==> flow/design.v <==
`timescale 1ns / 10ps
`timescale 1ns / 1ps
`timescale 1ns / 10ps
module pipelined_4stage(clk, rst, imem_addr, imem_data, aluout);
input clk;										
input rst;
output [9:0] imem_addr;			 
input [32-1:0] imem_data;	 
output [32-1:0] aluout;
wire [32-1:0]inst_addr;
wire [32-1:0] inst_out;
wire [32-1:0] inst_in;
assign imem_addr = inst_addr[9:0];
assign inst_out = imem_data;
datapath_mux DP(
	.clk(clk),
	.rst(rst),
	.inst(inst_out),
	.WB_aluout(aluout)
);
PC1 pc(
	.clk(clk),
	.rst(rst),
	.currPC(inst_addr),
	.nextPC(inst_addr)
);
IF_ID_stage IIS(
	.clk(clk),
	.rst(rst), 
	.instout(inst_out), 
	.instin(inst_in)
);
endmodule
`timescale 1ns / 10ps
`timescale 1ns / 1ps
module datapath_mux (
	clk,
	rst,
	inst,
	WB_aluout
);
input		  clk;
input		  rst;
input  [32-1:0] inst;
output  [32-1:0] WB_aluout;
wire [32-1:0] inst_out;
wire [2:0]	aluop_in;
wire [2:0]	aluop_out;
wire alusrc_in;
wire alusrc_out;
wire regDST;
wire wen;
wire [32-1:0] rdata1_in;
wire [32-1:0] rdata2_in;
wire [32-1:0] rdata1_out;
wire [32-1:0] rdata2_out;
wire [32-1:0] wdata_out;
wire [5-1:0] waddr_out;
wire [32-1:0] aluout;
wire [5-1:0] WB_muxout;
wire [32-1:0]rdata2_imm=alusrc_out ? {16'b0,inst_out[15:0]} : rdata2_out; 
wire [5-1:0]waddr_regDST=regDST ? inst[15:11] : inst[20:16]; 
control CO (
    .inst_cntrl(inst[31:26]),
    .wen_cntrl(wen),
    .alusrc_cntrl(alusrc_in),
    .regdst_cntrl(regDST),
    .aluop_cntrl(aluop_in)
);
regfile RFO (
    .clk(clk),
    .rst(rst),
    .wen(wen),
    .raddr1(inst[25:21]),
    .raddr2(inst[20:16]),
    .waddr(WB_muxout),
    .wdata(WB_aluout),
    .rdata1(rdata1_in),
    .rdata2(rdata2_in)
);
ID_EXE_stage IXS(
    .clk(clk),  
    .rst(rst), 
    .aluop_in(aluop_in), 
    .alusrc_in(alusrc_in), 
    .rdata1_in(rdata1_in), 
    .rdata2_in(rdata2_in),
    .inst_in(inst),
    .wregdst_in(waddr_regDST),
    .aluop_out(aluop_out),
    .alusrc_out(alusrc_out), 
    .rdata1_out(rdata1_out), 
    .rdata2_out(rdata2_out), 
    .inst_out(inst_out),
    .wregdst_out(waddr_out)
);
alu ALU0 (
    .a(rdata1_out),
    .b(rdata2_imm),
    .op(aluop_out),
    .out(aluout)
);
EXE_WBstage EWS(
	.clk(clk),
	.rst(rst),
	.aluin(aluout),
	.aluout(WB_aluout),
	.muxin(waddr_out),
	.muxout(WB_muxout)	
);
endmodule  
`timescale 1ns / 10ps
module PC1(clk,rst,nextPC,currPC);
		 input clk,rst;		 
		 input [32 - 1:0]nextPC;		  
		 output reg [32 - 1:0]currPC;
always @(posedge clk)
  begin
    if(rst)
      begin
	currPC <= 0;
      end
    else
      begin
        currPC <= nextPC + 1;
      end
  end
endmodule	
`timescale 1ns / 10ps
module IF_ID_stage (
	clk,  rst, instout, instin
);
input clk, rst;
input [32 - 1:0]instout;
output reg [32 - 1:0]instin;
always @(posedge clk)
  begin
    if(rst)
      begin
	instin <= 0;
      end
    else
      begin
        instin <= instout;
      end
  end
endmodule
`timescale 1ns / 10ps
module ID_EXE_stage (
	clk,  rst, aluop_in, alusrc_in, rdata1_in, rdata2_in, inst_in, wregdst_in,
	aluop_out, alusrc_out, rdata1_out, rdata2_out, inst_out, wregdst_out
);
input clk, rst, alusrc_in;
input [2:0] aluop_in;
input [32-1:0] rdata1_in;
input [32-1:0] rdata2_in;
input [32-1:0] inst_in;
input [5-1:0] wregdst_in;
output reg alusrc_out;
output reg[2:0] aluop_out;
output reg [32-1:0] rdata1_out;
output reg [32-1:0] rdata2_out;
output reg [32-1:0] inst_out;
output reg [5-1:0] wregdst_out;
always @(posedge clk)
  begin
    if(rst)
      begin
	aluop_out <= 0; 
	alusrc_out <= 0; 
	rdata1_out <= 0; 
	rdata2_out <= 0; 
	inst_out <= 0;
	wregdst_out <= 0;
      end
    else
      begin
        aluop_out <= aluop_in; 
	alusrc_out <= alusrc_in; 
	rdata1_out <= rdata1_in; 
	rdata2_out <= rdata2_in; 
	inst_out <= inst_in;
	wregdst_out <= wregdst_in;
      end
  end
endmodule
`timescale 1ns / 10ps
module EXE_WBstage (
	clk,  rst, aluin, aluout,
	muxin, muxout             
);
input clk, rst;
input [32-1:0]aluin;
input [5-1:0]muxin;
output reg[5-1:0]muxout;
output reg [32-1:0]aluout;
always @(posedge clk)
  begin
    if(rst)
      begin
	aluout <= 0;
	muxout <= 0;
      end
    else
      begin
        aluout <= aluin;
	muxout <= muxin;
      end
  end
endmodule
`timescale 1ns / 10ps
module alu(
   a,    
   b,    
   op,    
   out    
   );
   input [32-1:0] a, b;
   input [2:0] op;
   output reg [32-1:0] out;
always @(a or b or op )
begin
   case(op)
       6'b000000: out = a+b;
       6'b000001: out = a - b;
       6'b000010: out = a & b;
       6'b000011:  out = a^b;
       6'b000100: out = a<=b;
       6'b000101: out = a*b;
       6'b000110: out = a+b;
default: out = 0;  
   endcase
end
endmodule
`timescale 1ns / 10ps
module control(
  input [5:0] inst_cntrl, 
  output reg wen_cntrl,
  output reg alusrc_cntrl,
  output reg regdst_cntrl,
  output reg [2:0] aluop_cntrl
  );
  always@(inst_cntrl)
  begin
    case(inst_cntrl)
			6'b000000: begin
					wen_cntrl=1;
					alusrc_cntrl=0;
					regdst_cntrl=1;
					aluop_cntrl=inst_cntrl[2:0];
			end
        6'b000001: begin
                wen_cntrl=1;
					 alusrc_cntrl=0;
					 regdst_cntrl=1;
                aluop_cntrl=inst_cntrl[2:0];
        end
        6'b000010: begin
                wen_cntrl=1;
					 alusrc_cntrl=0;
					 regdst_cntrl=1;
                aluop_cntrl=inst_cntrl[2:0];
        end
        6'b000011: begin
                wen_cntrl=1;
					 alusrc_cntrl=0;
					 regdst_cntrl=1;
                aluop_cntrl=inst_cntrl[2:0];
        end
        6'b000100: begin
                wen_cntrl=1;
					 alusrc_cntrl=0;
					 regdst_cntrl=1;
                aluop_cntrl=inst_cntrl[2:0];
        end
        6'b000101: begin
                wen_cntrl=1;
					 alusrc_cntrl=0;
					 regdst_cntrl=1;
                aluop_cntrl=inst_cntrl[2:0];
			end
		6'b000110: begin
                wen_cntrl=1;
					 alusrc_cntrl=1;
					 regdst_cntrl=0;
                aluop_cntrl=inst_cntrl[2:0];
        end
		default: begin
				wen_cntrl=1; 
				alusrc_cntrl=0;
				regdst_cntrl=1;
				aluop_cntrl=inst_cntrl[2:0];
		end	
    endcase
  end
endmodule
`timescale 1ns / 10ps
`timescale 1ns / 1ps
module regfile (
	clk,
	rst,
	wen,
	raddr1, 
	raddr2, 
	waddr, 
	wdata, 
	rdata1,
	rdata2
	);
	input clk;
	input rst;
	input wen;
	input [5-1:0] raddr1; 
	input [5-1:0] raddr2; 
	input [5-1:0] waddr; 
	input [32-1:0] wdata; 
	output [32-1:0] rdata1;
	output [32-1:0] rdata2;
	reg [32-1:0] regdata [0:32-1];
integer i;
	always@(posedge clk)
		begin
			if(rst)
				begin
					for (i=0; i<32; i=i+1)
					regdata[i] <=0;
					regdata[8] <=5; 
					regdata[3] <=2;
				end
			else
				regdata[waddr] <= (wen == 1) ? wdata : regdata[waddr]; 
		end
	assign rdata1 = ((wen) && (waddr == raddr1)) ? wdata : regdata[raddr1]; 
	assign rdata2 = ((wen) && (waddr == raddr2)) ? wdata : regdata[raddr2];
endmodule 
# Tool chain data of pipelined_4stage
# Tool output for the design above, in the order of the flow.
# Line numbers count from 1 in the design file above.
# Operators carry their Yosys type and port widths (W data, S select, Z words).
# Cell names lack the library's common part.
# Not given: n/a
# design
design	pipelined_4stage
clock_port	clk
lib	sky130hd
corner	tt_025C_1v80

# Word level
# Counts by Yosys on the flattened word-level netlist (proc, flatten, opt, wreduce; memories kept). Register bits leave out memories and registers merged into their read ports (data or address); mux counts leave out enables and synchronous resets folded into registers. Print and check cells are left out. Cells with the same type and inputs are merged into one.
# Memory sizes are those after Yosys's memory passes, which may raise the word count (mostly to a power of two), join words into wider ones and drop unused or constant bits.
# classes
n_shift	0
n_addsub	3
cmp	1
n_logic	2
div_mod_pow	0
multipliers	1
reduce_and_logical	3
n_eq	7
mux	11
# ops
cell	n
$mul A32 B32 Y32	1
$pmux W32 S6	1
$mux W32	3
$add A32 B1 Y32 const B	1
$add A32 B32 Y32	1
$sub A32 B32 Y32	1
$le A32 B32 Y1	1
$and A32 B32 Y32	1
$xor A32 B32 Y32	1
$reduce_or A32 Y1	1
$mux W5	3
$eq A3 B3 Y1 const B	3
$eq A3 B2 Y1 const B	2
$eq A6 B3 Y1 const B	1
$mux W1	4
$eq A3 B1 Y1 const B	1
$logic_not A3 Y1	1
$reduce_or A2 Y1	1
# bits
register_bits	94
out_inout_bits	42
rom_bits	0
latch_bits	0
memories	1
elab_cells	36
in_bits	34
ramBits	1024
# mem_list
name	size	word_bits	line	rtl
DP.RFO.regdata	32	32	319	reg [32-1:0] regdata [0:32-1];

# Depth
# Longest topological path by Yosys (ltp), each cell counted once; first at word level (registers and memories cut), then after technology mapping (sequential cells cut; the memories' decode and read muxes count).
# logic_depth
ltp_word	3
abc_area	0
ltp_mapped	33
mapped_depth_nobuf	28

# Synthesis result
# The flow's flattened synthesis, as Yosys stat reports it; memories are mapped. The netlist is that of the ABC_AREA named above (0 if unset); the other value can give another one.
# by_type
type	n	type_area_um2
edfxtp_1	1024	3.07E+04
mux4_2	641	1.44E+04
fa_1	410	8.21E+03
nor2_1	1210	4.54E+03
dfxtp_1	136	2.72E+03
ha_1	188	2.35E+03
and2_1	277	1.73E+03
inv_1	448	1.68E+03
clkbuf_1	337	1.26E+03
nand2_1	304	1.14E+03
mux2i_1	95	950.912
xnor2_1	92	805.773
a211oi_1	78	585.562
buf_1	151	566.794
nand2b_1	78	487.968
a21oi_1	89	445.427
nor2b_1	52	325.312
o21ai_0	58	290.278
# Not listed: further types 71, cells in them 364.
# synth_totals
mapped_area_um2	76091.7
cells	6032
ff_cells	1160
buffers	501
sequential_area_um2	33472.1
# The figures by module come from a second, unflattened synthesis with its own total; it is not the netlist above.
# hier_totals
hier_cells	7445
area_unflattened_um2	81071.5
# Each row is one instance without its submodules.
# by_module
mod	seq_area_um2	n_inst	mod_area_um2	n_cells
regfile	30749.5	1	55295.5	4519
alu	0.0	1	20007.9	2412
ID_EXE_stage	2102.0	1	2840.2	221
PC1	640.6	1	1475.2	168
EXE_WBstage	740.7	1	1023.5	77
datapath_mux	0.0	1	364.1	40
control	0.0	1	65.1	8
pipelined_4stage	0.0	1	0.0	0

# Worst setup path after synthesis
# OpenSTA on the mapped netlist: ideal clock, no wires. The path of least setup slack (recovery checks aside). Input and output delay are each 20% of the period. Register names are those of the netlist, which keeps one name where synthesis merged equal registers.
# synth_timing
path_type	register -> register
start	register DP.IXS.alusrc_out
end	register DP.EWS.aluout[27]
period_ns	8.0
path_delay_ns	7.871
path_slack_ns	0.128
required_ns	7.868
arrival_ns	7.739
driving_pins	32
launch_ns	0.000
setup_time_ns	0.132
n_path_buf	5
period_less_setup_slack_ns	7.872
# "path_delay_ns" = arrival - input delay + setup time.
# "driving_pins": output pins that drive a net of the path, with the launching flip-flop's if there is one; two outputs of one cell count as two.
# "period_less_setup_slack_ns" is the clock period less the worst setup slack; recovery checks do not enter. This is arithmetic on one report: input and output delays are still those of the set period (20% each).
# Between the ends stands the longest chain of elaborated cells between them, by number of cells; it is not shown to be the way that was timed. Of several equally long chains one is given.
# A line is the first line of the expression or statement that the cell stems from. Yosys adds cells for indexed reads and writes and turns some case tables into memories.
# synth_between
path_cell_list	dfxtp_1 -> buf_2 -> buf_6 -> buf_2 -> mux2i_1 -> inv_1 -> clkbuf_1 -> clkbuf_1 -> and2_1 -> fa_1 -> inv_1 -> fa_1 -> fa_1 -> fa_1 -> inv_1 -> fa_1 -> inv_1 -> fa_1 -> inv_1 -> fa_1 -> fa_1 -> ha_1 -> a21o_1 -> a21o_1 -> a21o_1 -> o21ai_0 -> a21oi_1 -> a41o_1 -> a21o_1 -> a211o_1 -> a22oi_1 -> a31oi_1
elab_chain_cells	3
cone_cells	7
classes_between	2 x add/sub; 1 x mul; 2 x mux; 2 x logic
# synth_rtl
element	line	rtl
start, declared	159	output reg alusrc_out;
start, assigned	170	alusrc_out <= 0;
start, assigned	179	alusrc_out <= alusrc_in;
$mux W32	61	wire [32-1:0]rdata2_imm=alusrc_out ? {16'b0,inst_out[15:0]} : rdata2_out;
$mul A32 B32 Y32	229	6'b000101: out = a*b;
$pmux W32 S6	223	case(op)
end, assigned	201	aluout <= 0;
end, assigned	206	aluout <= aluin;
end, declared	196	output reg [32-1:0]aluout;

# Path in the finished layout
# Path of least setup slack in the final report of entry A (OpenROAD, finished layout, wires in). Where an end is a register, its clock arrival counts in the times.
# layout_timing
path_type	register -> register
start	register DP.IXS.alusrc_out
end	register DP.EWS.aluout[25]
required_ns	5.00
launch_ns	0.78
path_slack_ns	-3.15
driving_pins	30
setup_time_ns	0.12
n_path_buf	4
arrival_ns	8.15
period_ns	4.34
# Between the ends stands the longest chain of elaborated cells between them, by number of cells; it is not shown to be the way that was timed. Of several equally long chains one is given.
# layout_between
path_cell_list	dfxtp_4 -> buf_12 -> buf_12 -> mux2i_4 -> inv_4 -> and2_4 -> fa_1 -> fa_1 -> fa_1 -> inv_2 -> fa_1 -> inv_1 -> fa_1 -> inv_1 -> fa_1 -> inv_1 -> fa_1 -> fa_1 -> ha_4 -> a21o_1 -> a21o_1 -> a21o_1 -> o21ai_2 -> buf_4 -> a21oi_4 -> a41o_1 -> xor2_1 -> buf_4 -> a222oi_1 -> a31oi_1
elab_chain_cells	3
cone_cells	7
classes_between	2 x add/sub; 1 x mul; 2 x mux; 2 x logic
# layout_rtl
element	line	rtl
start, declared	159	output reg alusrc_out;
start, assigned	170	alusrc_out <= 0;
start, assigned	179	alusrc_out <= alusrc_in;
$mux W32	61	wire [32-1:0]rdata2_imm=alusrc_out ? {16'b0,inst_out[15:0]} : rdata2_out;
$mul A32 B32 Y32	229	6'b000101: out = a*b;
$pmux W32 S6	223	case(op)
end, assigned	201	aluout <= 0;
end, assigned	206	aluout <= aluin;
end, declared	196	output reg [32-1:0]aluout;

# Module pipelined_4stage, platform sky130hd: 6 stored runs of the flow (Yosys, OpenROAD) with differing settings, in no particular order. Input and output delays are each 20% of the period that was set; the output load is 0.01 pF.
# "period_less_ws_ns" means the clock period less the worst setup slack. The figure is calculated, with input and output delays left at 20% of the set period.
# By "timing.worst_path_ns" is meant the share of the clock period that the worst setup path is allowed (20% is reserved at inputs, 20% at outputs), minus its slack. Clock arrival times at its registers enter into it.
# "totalPower_mw": no workload was simulated; the value follows from the tool's default switching activity.
# A setting shown as n/a is not set for that run.
stored run	ABC_AREA	CELL_PAD_IN_SITES_GLOBAL_PLACEMENT	CORE_ASPECT_RATIO	CORE_MARGIN	CORE_UTILIZATION	MAX_ROUTING_LAYER	PLACE_DENSITY_LB_ADDON	SETUP_SLACK_MARGIN	period_ns	CAP_MARGIN	SLEW_MARGIN	CELL_PAD_IN_SITES_DETAIL_PLACEMENT	GPL_ROUTABILITY_DRIVEN	GPL_TIMING_DRIVEN	PLACE_DENSITY	TNS_END_PERCENT	CTS_CLUSTER_DIAMETER	CTS_CLUSTER_SIZE	MIN_ROUTING_LAYER	design_die_area_um2	post_route_stdcell_area_um2	period_less_ws_ns	timing.worst_path_ns	timing.worst_path_kind	timing.hold.ws_ns	worstSetupSlack_ns	synth_chip_area_um2	totalPower_mw
entry A	0	3	0.96	8	41	met5	0.21	0.69	4.34	20	20	n/a	n/a	n/a	n/a	n/a	n/a	n/a	n/a	199633.0	90210.3	7.495	7.49	register -> register	0.444	-3.155	76091.7	35.249
entry B	0	n/a	0.79	8	33	met4	n/a	n/a	10.6	20	30	0	1	1	0.46	100	n/a	n/a	n/a	246310.0	84370.9	9.149	9.15	register -> register	0.456	1.451	76091.7	13.237
entry C	0	n/a	0.68	3	33	met5	n/a	2.75	10.6	0	40	1	1	0	0.46	40	219	68	met1	236488.0	85320.6	8.266	8.27	register -> register	0.464	2.334	76091.7	11.810
entry D	n/a	n/a	n/a	2	40	n/a	n/a	n/a	7.79	20	20	n/a	n/a	n/a	n/a	n/a	n/a	n/a	n/a	193732.0	84965.2	7.569	7.57	register -> register	0.450	0.221	76091.7	18.179
entry E	n/a	2	n/a	2	50	n/a	0.18	0.96	5.5	20	0	2	0	n/a	n/a	80	n/a	17	n/a	155319.0	87473.9	8.093	8.09	register -> register	0.456	-2.593	76091.7	28.816
entry F	n/a	n/a	n/a	6	40	n/a	n/a	n/a	5.03	20	20	n/a	n/a	n/a	0.42	n/a	n/a	67	n/a	200838.0	89284.4	7.544	7.54	register -> register	0.436	-2.514	76091.7	29.724
